==> flow/design.v <==
parameter ADD     = 4'b0000;
parameter SUB     = 4'b0001;
parameter AND     = 4'b0010;
parameter OR      = 4'b0011;
parameter XOR     = 4'b0100;
parameter NOT     = 4'b0101;
parameter MOV     = 4'b0110;
parameter NOP     = 4'b0111;
parameter LOAD    = 4'b1000;
parameter STORE   = 4'b1001;
parameter LOAD_IM = 4'b1010;
parameter BRN_Z   = 4'b1011;
parameter BRN_N   = 4'b1100;
parameter BRN_O   = 4'b1101;
parameter BRN     = 4'b1110;
module ALU  #(parameter N = 8) (
    input logic clk, arstn, rst, en,
    input logic [2:0] OP, 
    input logic signed [N-1:0] A, 
    input logic signed [N-1:0] B, 
    output logic  [2:0] ONZ,
    output logic signed [N-1:0] Result 
);
logic [2:0] temp_ONZ;
logic signed [N-1:0] temp_result;
always_comb begin
    logic Overflow;
    Overflow = 1'b0;
    case (OP)
        3'b000: begin  
            {Overflow, temp_result} = A + B;
            temp_ONZ[2] = Overflow ^ temp_result[N-1];
            temp_ONZ[1] = temp_result[N-1];
            temp_ONZ[0] = &(~temp_result);
        end
        3'b001: begin  
            {Overflow, temp_result} = A - B;
            temp_ONZ[2] = Overflow ^ temp_result[N-1];
            temp_ONZ[1] = temp_result[N-1];
            temp_ONZ[0] = &(~temp_result);
        end
        3'b010: begin  
            temp_result = A & B;
            temp_ONZ[2] = 0;
            temp_ONZ[1] = temp_result[N-1];
            temp_ONZ[0] = &(~temp_result);
        end
        3'b011: begin  
            temp_result = A | B;
            temp_ONZ[2] = 0;
            temp_ONZ[1] = temp_result[N-1];
            temp_ONZ[0] = &(~temp_result);
        end
        3'b100 : begin  
            temp_result = A ^ B;
            temp_ONZ[2] = 0;
            temp_ONZ[1] = temp_result[N-1];
            temp_ONZ[0] = &(~temp_result);
            end
        3'b101 : begin  
            {Overflow, temp_result} = A + 1;
            temp_ONZ[2] = Overflow ^ temp_result[N-1];
            temp_ONZ[1] = temp_result[N-1];
            temp_ONZ[0] = &(~temp_result);
            end
        3'b110 : begin  
            temp_result = A;
            temp_ONZ[2] = 0;
            temp_ONZ[1] = temp_result[N-1];
            temp_ONZ[0] = &(~temp_result);      
            end
        3'b111 : begin  
            temp_result = B;
            temp_ONZ[2] = 0;
            temp_ONZ[1] = temp_result[N-1];
            temp_ONZ[0] = &(~temp_result);
            end
        default: begin
            temp_ONZ = 3'h0;
            temp_result = 0;
        end
    endcase
end
always_ff @(posedge clk or negedge arstn) begin
    if (!arstn) begin
        Result <= 0;
    end
    else begin
        Result <= temp_result;
    end
end
always_ff @(posedge clk or negedge arstn) begin
    if (!arstn) begin
        ONZ <= 0;
    end 
    else if (rst) begin
        ONZ <= 0;
    end 
    else if (en) begin
        ONZ <= temp_ONZ;
    end
end
endmodule
module RF  #(parameter N = 8, parameter addressBits = 2) ( 
    input logic clk,
    input logic rst_n,
    input logic selectDestinationA,
    input logic selectDestinationB,
    input logic [1:0] selectSource,
    input logic [addressBits-1:0] writeAddress,
    input logic write_en,
    input logic [addressBits-1:0] readAddressA,
    input logic [addressBits-1:0] readAddressB,
    input logic [N-1:0] A, 
    input logic [N-1:0] B, 
    input logic [N-1:0] C, 
    output logic [N-1:0] destination1A,
    output logic [N-1:0] destination2A,
    output logic [N-1:0] destination1B,
    output logic [N-1:0] destination2B
);
    logic [N-1:0] mem [(2**addressBits)-1:0];
    logic [N-1:0] sourceData;
    logic [N-1:0] readA, readB;
    always_ff @(posedge clk, negedge rst_n) begin
        if(!rst_n) begin
            for(int i = 0; i < 2**addressBits; i++) begin
                if (i == 1) begin
                    mem[i] <= -1;
                end else begin
                    mem[i] <= 0;
                end
            end
        end else begin
            for(int i = 0; i < 2**addressBits; i++) begin
                if(write_en && writeAddress == i) begin
                    mem[i] <= sourceData;
                end
            end
        end
    end
    always_comb begin
        case (selectSource)
            2'b00: sourceData = A;
            2'b01: sourceData = B;
            2'b10: sourceData = C;
            default: sourceData = 0;
        endcase
        readA = 0;
        readB = 0;
        for(int i = 0; i < 2**addressBits; i++) begin
            if(readAddressA == i) begin
                readA = mem[i];
            end
            if(readAddressB == i) begin
                readB = mem[i];
            end
        end
        if(selectDestinationA) begin
            destination1A = 0;
            destination2A = readA;
        end else begin
            destination1A = readA;
            destination2A = 0;
        end
        if(selectDestinationB) begin
            destination1B = 0;
            destination2B = readB;
        end else begin
            destination1B = readB;
            destination2B = 0;
        end
    end
endmodule
module FSM #(
  parameter M = 4,  
  parameter N = 4,  
  parameter P = 6   
) (
  input  logic clk,
  input  logic rst_n,
  output logic ov_warning,
  output logic [  1:0] select_source,
  output logic [M-1:0] write_address,
  output logic             write_en,
  output logic [M-1:0] read_address_A, read_address_B,
  output logic select_destination_A, select_destination_B,
  output logic [N-1:0] immediate_value,
  output logic [2:0] OP,
  output logic       s_rst,
  input  logic [2:0] ONZ,
  output logic enable,
  input  logic [4+2*M-1:0] instruction_in,
  output logic              en_read_instr,
  output logic [P-1:0] read_address_instr,
  output logic SRAM_readEnable,
  output logic SRAM_writeEnable
);
parameter ADD     = 4'b0000;
parameter SUB     = 4'b0001;
parameter AND     = 4'b0010;
parameter OR      = 4'b0011;
parameter XOR     = 4'b0100;
parameter NOT     = 4'b0101;
parameter MOV     = 4'b0110;
parameter NOP     = 4'b0111;
parameter LOAD    = 4'b1000;
parameter STORE   = 4'b1001;
parameter LOAD_IM = 4'b1010;
parameter BRN_Z   = 4'b1011;
parameter BRN_N   = 4'b1100;
parameter BRN_O   = 4'b1101;
parameter BRN     = 4'b1110;
enum logic [1:0] { idle = 2'b11, fetch = 2'b00, decode = 2'b01, execute= 2'b10} state, next;
logic [  P-1:0] PC     ;
logic [  P-1:0] PC_next;
logic           ov     ;
logic           ov_reg ;
logic [2*M-1:0] offset ;
logic [3:0]       instruction_code;
logic [M-1:0]     ra, rb;
logic [2:0]       ONZ_next, ONZ_reg;
logic [4+2*M-1:0] instruction_next, instruction_reg;
assign ov_warning = ov_reg;
always @(posedge clk, negedge rst_n) begin
  if (!rst_n) begin
    state <= idle;
  end else begin
    state <= next;
  end
end
always_comb begin
  case (state)
    idle:    next = ov_reg ? idle : fetch;
    fetch:   next = decode;
    decode:  next = execute;
    execute: next = ov ? idle : fetch;
    default: next = idle;
  endcase
end
always_comb begin
  instruction_code     = 0;
  read_address_instr   = PC;
  en_read_instr        = 0;
  enable               = 0;
  read_address_A       = 0;
  read_address_B       = 0;
  OP                   = 0;
  select_destination_A = 0;
  select_destination_B = 0;
  SRAM_readEnable      = 0;
  SRAM_writeEnable     = 0;
  select_source        = 0;
  immediate_value      = 0;
  write_address        = 0;
  write_en             = 0;
  s_rst                = 0;
  PC_next              = PC;
  ONZ_next             = 0;
  ov                   = ov_reg;
  offset               = 1;
  ra                   = 0;
  rb                   = 0;
  instruction_next     = instruction_reg;
  case (state)
    idle: begin
      select_source        = 2'b00;
      write_address        = 0;
      write_en             = 1'b0;
      read_address_A       = 0;    
      read_address_B       = 0;
      select_destination_A = 1'b0;
      select_destination_B = 1'b0;
      immediate_value      = 0;
      OP                   = 3'b000;
      s_rst                = 1'b0;
      enable               = 1'b0;
      en_read_instr        = 1'b0;
      read_address_instr   = PC;
      offset               = 1;
      SRAM_readEnable      = 1'b0;
      SRAM_writeEnable     = 1'b0;
    end
    fetch: begin
      select_source        = 2'b00;
      write_address        = 0;
      write_en             = 1'b0;
      read_address_A       = 0;    
      read_address_B       = 0;
      select_destination_A = 1'b0;
      select_destination_B = 1'b0;
      immediate_value      = 0;
      OP                   = 3'b000;
      s_rst                = 1'b0;
      enable               = 1'b0;
      en_read_instr        = 1'b1;
      read_address_instr   = PC;
    end
    decode: begin 
      ONZ_next         = ONZ;
      instruction_next = instruction_in;
      instruction_code = instruction_in[4+2*M-1:2*M];
      ra               = instruction_in[2*M-1 : M];
      rb               = instruction_in[M-1:0];
      case (instruction_code)
        ADD, SUB, AND, OR, XOR     : begin
          read_address_A       = ra;    
          read_address_B       = rb;
          OP                   = instruction_code[2:0];
          enable               = 1'b1;
        end
        NOT     : begin
          read_address_A       = 1;    
          read_address_B       = rb;
          OP                   = 3'b100;
          enable               = 1'b1;
        end
        MOV     : begin
          read_address_A       = ra;    
          read_address_B       = rb;
          OP                   = 3'b111;
          enable               = 1'b1;
        end
        NOP     : begin
        end
        LOAD    : begin
          read_address_A       = ra;    
          read_address_B       = rb;
          select_destination_A = 1'b1;
          select_destination_B = 1'b1;
          SRAM_readEnable      = 1'b1;
        end
        STORE   : begin
          read_address_A       = rb;    
          read_address_B       = ra;
          select_destination_A = 1'b1;
          select_destination_B = 1'b1;
          SRAM_writeEnable     = 1'b1;
        end
        LOAD_IM : begin
          select_source        = 2'b10;
          write_address        = ra;
          write_en             = 1'b1;
          immediate_value      = $signed(rb);
        end
        BRN_Z, BRN_N, BRN_O, BRN : begin
          s_rst                = 1'b1;
        end
      endcase
    end
    execute: begin
      instruction_code = instruction_reg[4+2*M-1:2*M];
      ra               = instruction_reg[2*M-1 : M];
      rb               = instruction_reg[M-1:0];
      case (instruction_code)
        ADD, SUB, AND, OR, XOR, NOT, MOV: begin
          select_source        = 2'b00;
          write_address        = ra;
          write_en             = 1'b1;
          enable               = 1'b0;
          {ov,PC_next}         = PC+1;          
        end
        NOP     : begin
          {ov,PC_next}         = PC+1; 
        end
        LOAD    : begin
          select_source        = 2'b01;
          write_address        = ra;
          write_en             = 1'b1;
          {ov,PC_next}         = PC+1;
        end
        STORE   : begin
          {ov,PC_next}         = PC+1;
        end
        LOAD_IM : begin
          {ov,PC_next}         = PC+1;
        end
        BRN_Z   : begin
          s_rst = 0;
          if(ONZ_reg[0] == 1) 
            offset  = {ra, rb};
          else 
            offset = 1;
          if (offset[2*M-1]==1) begin
            {ov,PC_next} = PC - offset[2*M-2:0];
          end else begin
            {ov,PC_next} = PC + offset[2*M-2:0];
          end
        end
        BRN_N : begin
          s_rst = 0;
          if(ONZ_reg[1] == 1) 
            offset  = {ra, rb};
          else 
            offset = 1;
          if (offset[2*M-1]==1) begin
            {ov,PC_next} = PC - offset[2*M-2:0];
          end else begin
            {ov,PC_next} = PC + offset[2*M-2:0];
          end
        end
        BRN_O   : begin
          s_rst = 0;
          if(ONZ_reg[2] == 1) 
            offset  = {ra, rb};
          else 
            offset = 1;
          if (offset[2*M-1]==1) begin
            {ov,PC_next} = PC - offset[2*M-2:0];
          end else begin
            {ov,PC_next} = PC + offset[2*M-2:0];
          end
        end
        BRN     : begin
          s_rst  = 0;
          offset = {ra, rb};
          if (offset[2*M-1]==1) begin
            {ov,PC_next} = PC - offset[2*M-2:0];
          end else begin
            {ov,PC_next} = PC + offset[2*M-2:0];
          end
        end
      endcase
    end
  endcase
end
always_ff @(posedge clk, negedge rst_n) begin
  if (!rst_n) begin
    instruction_reg <= 0;
    ONZ_reg         <= 0;
    ov_reg          <= 0;
    PC              <= 0;
  end else begin
    instruction_reg <= instruction_next;
    ONZ_reg         <= ONZ_next;
    ov_reg          <= ov;
    PC              <= PC_next;
  end
end
endmodule
module microprocessor #(parameter N = 8, ROM_addressBits = 6, RF_addressBits = 3) (
  input  logic                           clk             ,
  input  logic                           rst_n           ,
  input  logic [ 3+2*(RF_addressBits):0] ROM_data        ,
  input  logic [                  N-1:0] SRAM_data       ,
  output logic                           overflowPC      ,
  output logic                           ROM_readEnable  ,
  output logic                           SRAM_readEnable ,
  output logic                           SRAM_writeEnable,
  output logic [    ROM_addressBits-1:0] ROM_address     ,
  output logic [(2**RF_addressBits)-1:0] SRAM_address    ,
  output logic [                  N-1:0] SRAM_data_in
);
  logic RF_selectDestA, RF_selectDestB, RF_writeEnable;
  logic [1:0] RF_selectSource;
  logic [RF_addressBits-1:0] RF_writeAddress, RF_readAddressA, RF_readAddressB;
  logic [N-1:0] RF_AluRes, RF_Im, RF_destAluA, RF_destAluB;
  RF #(.N(N), .addressBits(RF_addressBits)) rf (
    clk,
    rst_n,
    RF_selectDestA,
    RF_selectDestB,
    RF_selectSource,
    RF_writeAddress,
    RF_writeEnable,
    RF_readAddressA,
    RF_readAddressB,
    RF_AluRes, SRAM_data, RF_Im,
    RF_destAluA, SRAM_data_in, RF_destAluB, SRAM_address);
  logic ALU_rst, ALU_en;
  logic [2:0] ALU_OP, ALU_ONZ;
  ALU #(N) alu (
    clk,
    rst_n,
    ALU_rst,
    ALU_en,
    ALU_OP,
    RF_destAluA,
    RF_destAluB,
    ALU_ONZ,
    RF_AluRes
  );
  FSM #(.N(N), .M(RF_addressBits), .P(ROM_addressBits)) fsm (
    clk,
    rst_n,
    overflowPC,
    RF_selectSource,
    RF_writeAddress,
    RF_writeEnable,
    RF_readAddressA,
    RF_readAddressB,
    RF_selectDestA,
    RF_selectDestB,
    RF_Im,
    ALU_OP,
    ALU_rst,
    ALU_ONZ,
    ALU_en,
    ROM_data,
    ROM_readEnable,
    ROM_address,
    SRAM_readEnable,
    SRAM_writeEnable
  );
endmodule
======== Step by step through the tools: microprocessor ========
The steps from the RTL of microprocessor to its reports follow in flow order.
Line numbers count from 1 in the design file above.
Operators carry their Yosys type and port widths (W data, S select, Z words).
Library cell names are shortened.
The mark -- stands for no value.
inputs
  top ..................................... microprocessor
  clock ................................... clk
  library ................................. sky130hd
  library corner .......................... tt_025C_1v80

======== Elaborated design ========
Source: Yosys, flattened and elaborated. Widths are those after wreduce. Registers that Yosys merges into a memory's read port (data or address) are not register bits. Print and check cells do not count. Equal cells are merged and count once.
cells by class
  $add $sub $neg .......................... 12
  eq/ne operators ......................... 61
  mux-type cells .......................... 78
  bitwise logic cells ..................... 15
  reductions and logical operators ........ 40
operator list
  operator              number
  $mux W8               21
  $mux W6               11
  $not A8 Y8            8
  $reduce_and A8 Y1     8
  $pmux W8 S8           1
  $eq A4 B4 Y1 const B  14
  $eq A3 B3 Y1 const B  16
  $pmux W6 S5           1
  $pmux W3 S2           5
  $eq A4 B3 Y1 const B  7
  $add A6 B5 Y7         4
  $sub A6 B5 Y7         4
  $mux W7               4
  $pmux W3 S3           3
  $eq A3 B2 Y1 const B  8
  $pmux W8 S3           1
  $eq A4 B2 Y1 const B  4
  $reduce_or A8 Y1      2
  $pmux W8 S2           1
  $pmux W1 S8           2
  $reduce_or A7 Y1      2
  $pmux W1 S2           7
  $eq A3 B1 Y1 const B  4
  $logic_not A3 Y1      4
  $mux W3               4
  $reduce_or A11 Y1     1
  $reduce_or A5 Y1      2
  $mux W10              1
Other operator kinds: 28; their cells: 56.
bit counts
  flip-flop bits (word level) ............. 97
  input port bits ......................... 20
  output and inout bits ................... 26
  cells after elaboration ................. 221

======== Depth ========
Yosys ltp: most cells in a row. Word level: on the elaborated netlist, between registers, memories and ports. Mapped: between sequential cells and ports; inverters and the memories' decode and read muxes count.
depth
  depth after elaboration ................. 20
  ABC_AREA ................................ 0
  mapped depth ............................ 25

======== Netlist ========
Yosys stat after the flow's synthesis: flattened, memories mapped to cells. It holds for the ABC_AREA given above (unset counts as 0); a run with the other value may have another netlist.
cells by type
  type      number  area in all (µm²)
  dfrtp_1   90      2252.16
  ha_1      53      663.136
  nand2_1   154     578.054
  a21oi_1   115     575.552
  o21ai_0   112     560.538
  nor2_1    96      360.346
  dfstp_2   9       236.477
  xnor2_1   21      183.926
  and2_1    25      156.4
  nand3_1   29      145.139
  o22ai_1   22      137.632
  inv_1     36      135.13
  clkbuf_1  35      131.376
  nor2b_1   21      131.376
  xor2_1    15      131.376
  fa_1      6       120.115
  mux2i_1   10      100.096
  a22oi_1   13      97.594
Other cell types: 68; their cells: 241.
synthesis totals
  cells in the netlist .................... 1103
  chip area (Yosys) ....................... 8548.2 µm²
  sequential area ......................... 2488.6 µm²
  flip-flops .............................. 99
  buffers ................................. 61
The figures by module come from a second, unflattened synthesis with its own total; it is not the netlist above.
second synthesis, totals
  cells (unflattened synthesis) ........... 1103
  area (unflattened synthesis) ............ 9198.8 µm²
Each row is one instance without its submodules.
modules
  module          instances  cells  area (µm²)  seq. area (µm²)
  RF              1          438    4011.3      1611.5
  FSM             1          378    2936.6      601.8
  ALU (N=8)       1          287    2250.9      275.3
  microprocessor  1          0      0.0         0.0

======== Worst setup path after synthesis ========
OpenSTA on the mapped netlist: ideal clock, no wires. The path of least setup slack (recovery checks aside). Input and output delay are each 20% of the period. Register names are those of the netlist, which keeps one name where synthesis merged equal registers.
timing after synthesis
  kind .................................... input port to flip-flop
  start point ............................. input ROM_data[7]
  end point ............................... register alu.ONZ[0]
  clock period ............................ 6.0 ns
  input delay ............................. 1.200 ns
  setup time .............................. 0.103 ns
  time at the first pin ................... 1.200 ns
  data arrival time ....................... 5.107 ns
  path slack .............................. 0.790 ns
  delay of the path ....................... 4.010 ns
  driving pins on the path ................ 23
  path buffers ............................ 3
  period reached after synthesis .......... 5.21 ns
"delay of the path" = arrival - input delay + setup time.
"driving pins on the path": output pins that drive a net of the path, with the launching flip-flop's if there is one; two outputs of one cell count as two.
"period reached after synthesis" = period - worst setup slack (recovery checks aside). The figure is calculated, with input and output delays left at 20% of the set period.
Between the ends stands the longest chain of elaborated cells between them, by number of cells; it is not shown to be the way that was timed. Of several equally long chains one is given.
Each line given opens the expression or statement behind the cell; cells for indexed reads and writes are added by Yosys, which also makes memories of some case tables.
A register here has more assigning lines than the two given.
between the ends, after synthesis
  path through ............................ buf_4 -> o21ai_2 -> a2bb2o_1 -> a22o_1 -> clkbuf_1 -> and3_1 -> buf_2 -> nand2_1 -> nor2_1 -> a311oi_1 -> and2_1 -> ha_1 -> inv_1 -> fa_1 -> nor2b_1 -> o21ai_0 -> a21oi_1 -> o31ai_1 -> a21boi_0 -> or4_1 -> o21ai_0 -> a22oi_1 -> o41ai_2
  cells in the longest elaborated chain ... 20
  elaborated cells on any way between the ends .. 99
  those cells by class .................... add/sub (3); eq/ne (33); mux (33); logic (11); reduce/logical (19)
ends and longest elaborated chain, after synthesis
  what                  RTL line  RTL
  from (decl)           444       input  logic [ 3+2*(RF_addressBits):0] ROM_data        ,
  $eq A4 B4 Y1          305       case (instruction_code)
  $reduce_or A7 Y1      --
  $pmux W3 S3           305
  $pmux W3 S2           265       case (state)
  $logic_not A3 Y1      152       if(readAddressA == i) begin
  $mux W8 (8 in a row)  152
  $mux W8               159       if(selectDestinationA) begin
  $add A8 B2 Y9         61        {Overflow, temp_result} = A + 1;
  $not A8 Y8            64        temp_ONZ[0] = &(~temp_result);
  $reduce_and A8 Y1     64
  $pmux W1 S8           29        case (OP)
  $mux W3               99        else if (en) begin
  $mux W3               96        else if (rst) begin
  to (assign)           97        ONZ <= 0;
  to (assign)           100       ONZ <= temp_ONZ;
  to (decl)             21        output logic  [2:0] ONZ,

======== Path in the finished layout ========
Path of least setup slack in the final report of stored run 2 (OpenROAD, finished layout, wires in). Where an end is a register, its clock arrival counts in the times.
timing after layout
  kind .................................... input port to flip-flop
  start point ............................. input ROM_data[9]
  end point ............................... register alu.ONZ[0]
  clock period ............................ 4.36 ns
  input delay ............................. 0.87 ns
  setup time .............................. 0.10 ns
  time at the first pin ................... 0.87 ns
  data arrival time ....................... 4.64 ns
  path slack .............................. -0.02 ns
  driving pins on the path ................ 21
  path buffers ............................ 8
Between the ends stands the longest chain of elaborated cells between them, by number of cells; it is not shown to be the way that was timed. Of several equally long chains one is given.
A register here has more assigning lines than the two given.
between the ends, after layout
  path through ............................ buf_8 -> buf_8 -> buf_6 -> a21oi_4 -> buf_6 -> a22oi_1 -> buf_4 -> a21oi_2 -> buf_4 -> o221ai_2 -> o211a_1 -> or3_4 -> buf_6 -> fa_2 -> buf_4 -> xor2_1 -> nand4_1 -> or4_4 -> o21ai_2 -> a22oi_2 -> o41ai_2
  cells in the longest elaborated chain ... 20
  elaborated cells on any way between the ends .. 99
  those cells by class .................... add/sub (3); eq/ne (33); mux (33); logic (11); reduce/logical (19)
ends and longest elaborated chain, after layout
  what                  RTL line  RTL
  from (decl)           444       input  logic [ 3+2*(RF_addressBits):0] ROM_data        ,
  $eq A4 B4 Y1          305       case (instruction_code)
  $reduce_or A7 Y1      --
  $pmux W3 S3           305
  $pmux W3 S2           265       case (state)
  $logic_not A3 Y1      152       if(readAddressA == i) begin
  $mux W8 (8 in a row)  152
  $mux W8               159       if(selectDestinationA) begin
  $add A8 B2 Y9         61        {Overflow, temp_result} = A + 1;
  $not A8 Y8            64        temp_ONZ[0] = &(~temp_result);
  $reduce_and A8 Y1     64
  $pmux W1 S8           29        case (OP)
  $mux W3               99        else if (en) begin
  $mux W3               96        else if (rst) begin
  to (assign)           97        ONZ <= 0;
  to (assign)           100       ONZ <= temp_ONZ;
  to (decl)             21        output logic  [2:0] ONZ,

Appendix: measured runs

microprocessor through Yosys and OpenROAD on sky130hd: 4 stored runs, unordered, with their settings and measured results. The constraints put input and output delay at 20% of the set period each and load the outputs with 0.01 pF.
By "critical setup path time" is meant the share of the clock period that the worst setup path is allowed (20% is reserved at inputs, 20% at outputs), minus its slack. Clock arrival times at its registers enter into it.
By "power" is meant OpenSTA's value without simulated activity: inputs other than the clock are taken to toggle once in ten clock periods, and the tool carries that through the logic.

======== stored run 1 ========
==> flow/run.sh <==
#!/bin/bash
# the make line also repeats the synthesis and layout settings of config.mk as NAME=value (left out here)
make -C /OpenROAD-flow-scripts/flow DESIGN_CONFIG=/design/flow/config.mk WORK_HOME=/design/flow/orfs CLKGATE_MAP_FILE= finish
==> flow/config.mk <==
export PLATFORM = sky130hd
export DESIGN_NAME = microprocessor
export DESIGN_NICKNAME = microprocessor
export VERILOG_FILES = /design/flow/design.v
export SDC_FILE = /design/flow/constraint.sdc
export NUM_CORES = 4
export LEC_CHECK = 0
export ABC_AREA = 1
export CAP_MARGIN = 35
export CELL_PAD_IN_SITES_DETAIL_PLACEMENT = 1
export CELL_PAD_IN_SITES_GLOBAL_PLACEMENT = 2
export CORE_MARGIN = 2
export CORE_UTILIZATION = 51
export CTS_CLUSTER_DIAMETER = 80
export CTS_CLUSTER_SIZE = 82
export GPL_ROUTABILITY_DRIVEN = 0
export HOLD_SLACK_MARGIN = 0.01
export MAX_ROUTING_LAYER = met4
export PLACE_DENSITY = 0.45
export SETUP_SLACK_MARGIN = -0.16
export SLEW_MARGIN = 35
export TNS_END_PERCENT = 80
==> flow/constraint.sdc <==
create_clock -name core_clock -period 5.2 [get_ports {clk}]
set_input_delay 1.0400 -clock core_clock [delete_from_list [all_inputs] [get_ports {clk}]]
set_output_delay 1.0400 -clock core_clock [all_outputs]
set_load 0.01 [all_outputs]

-------- stored run 1 --------
  no results, placement failed with GPL-0301

======== stored run 2 ========
==> flow/run.sh <==
#!/bin/bash
# the make line also repeats the synthesis and layout settings of config.mk as NAME=value (left out here)
make -C /OpenROAD-flow-scripts/flow DESIGN_CONFIG=/design/flow/config.mk WORK_HOME=/design/flow/orfs CLKGATE_MAP_FILE= finish
==> flow/config.mk <==
export PLATFORM = sky130hd
export DESIGN_NAME = microprocessor
export DESIGN_NICKNAME = microprocessor
export VERILOG_FILES = /design/flow/design.v
export SDC_FILE = /design/flow/constraint.sdc
export NUM_CORES = 4
export LEC_CHECK = 0
export CAP_MARGIN = 20
export CORE_MARGIN = 2
export CORE_UTILIZATION = 40
export SLEW_MARGIN = 20
==> flow/constraint.sdc <==
create_clock -name core_clock -period 4.36 [get_ports {clk}]
set_input_delay 0.8720 -clock core_clock [delete_from_list [all_inputs] [get_ports {clk}]]
set_output_delay 0.8720 -clock core_clock [all_outputs]
set_load 0.01 [all_outputs]

-------- measured, stored run 2 --------
  worst hold slack in the final report .... 0.448 ns
  smallest setup slack .................... -0.025 ns
  die footprint ........................... 22555.5 µm²
  power ................................... 3665 uW
  standard-cell area after routing ........ 11785.1 µm²
  critical setup path time ................ 3.51 ns
  class of the worst setup path ........... input port to flip-flop
  chip area after synthesis (Yosys) ....... 8548.2 µm²

======== stored run 3 ========
==> flow/run.sh <==
#!/bin/bash
# the make line also repeats the synthesis and layout settings of config.mk as NAME=value (left out here)
make -C /OpenROAD-flow-scripts/flow DESIGN_CONFIG=/design/flow/config.mk WORK_HOME=/design/flow/orfs CLKGATE_MAP_FILE= finish
==> flow/config.mk <==
export PLATFORM = sky130hd
export DESIGN_NAME = microprocessor
export DESIGN_NICKNAME = microprocessor
export VERILOG_FILES = /design/flow/design.v
export SDC_FILE = /design/flow/constraint.sdc
export NUM_CORES = 4
export LEC_CHECK = 0
export ABC_AREA = 0
export CAP_MARGIN = 35
export CELL_PAD_IN_SITES_DETAIL_PLACEMENT = 0
export CELL_PAD_IN_SITES_GLOBAL_PLACEMENT = 2
export CORE_MARGIN = 2
export CORE_UTILIZATION = 51
export CTS_CLUSTER_DIAMETER = 80
export CTS_CLUSTER_SIZE = 82
export GPL_ROUTABILITY_DRIVEN = 0
export HOLD_SLACK_MARGIN = 0.01
export MAX_ROUTING_LAYER = met4
export PLACE_DENSITY = 0.45
export SETUP_SLACK_MARGIN = -0.16
export SLEW_MARGIN = 35
export TNS_END_PERCENT = 80
==> flow/constraint.sdc <==
create_clock -name core_clock -period 5.2 [get_ports {clk}]
set_input_delay 1.0400 -clock core_clock [delete_from_list [all_inputs] [get_ports {clk}]]
set_output_delay 1.0400 -clock core_clock [all_outputs]
set_load 0.01 [all_outputs]

-------- measured, stored run 3 --------
  die footprint ........................... 17812.9 µm²
  power ................................... 2935 uW
  chip area after synthesis (Yosys) ....... 8548.2 µm²
  smallest setup slack .................... 0.007 ns
  worst hold slack in the final report .... 0.448 ns
  critical setup path time ................ 3.11 ns
  class of the worst setup path ........... input port to output port
  standard-cell area after routing ........ 10724.0 µm²

======== stored run 4 ========
==> flow/run.sh <==
#!/bin/bash
# the make line also repeats the synthesis and layout settings of config.mk as NAME=value (left out here)
make -C /OpenROAD-flow-scripts/flow DESIGN_CONFIG=/design/flow/config.mk WORK_HOME=/design/flow/orfs CLKGATE_MAP_FILE= finish
==> flow/config.mk <==
export PLATFORM = sky130hd
export DESIGN_NAME = microprocessor
export DESIGN_NICKNAME = microprocessor
export VERILOG_FILES = /design/flow/design.v
export SDC_FILE = /design/flow/constraint.sdc
export NUM_CORES = 4
export LEC_CHECK = 0
export CAP_MARGIN = 20
export CORE_MARGIN = 2
export CORE_UTILIZATION = 40
export SETUP_SLACK_MARGIN = 1.7
export SLEW_MARGIN = 20
==> flow/constraint.sdc <==
create_clock -name core_clock -period 5.85 [get_ports {clk}]
set_input_delay 1.1700 -clock core_clock [delete_from_list [all_inputs] [get_ports {clk}]]
set_output_delay 1.1700 -clock core_clock [all_outputs]
set_load 0.01 [all_outputs]

-------- measured, stored run 4 --------
  worst hold slack in the final report .... 0.439 ns
  standard-cell area after routing ........ 11564.8 µm²
  power ................................... 2733 uW
  die footprint ........................... 22555.5 µm²
  critical setup path time ................ 3.64 ns
  class of the worst setup path ........... input port to flip-flop
  smallest setup slack .................... 1.037 ns
  chip area after synthesis (Yosys) ....... 8548.2 µm²
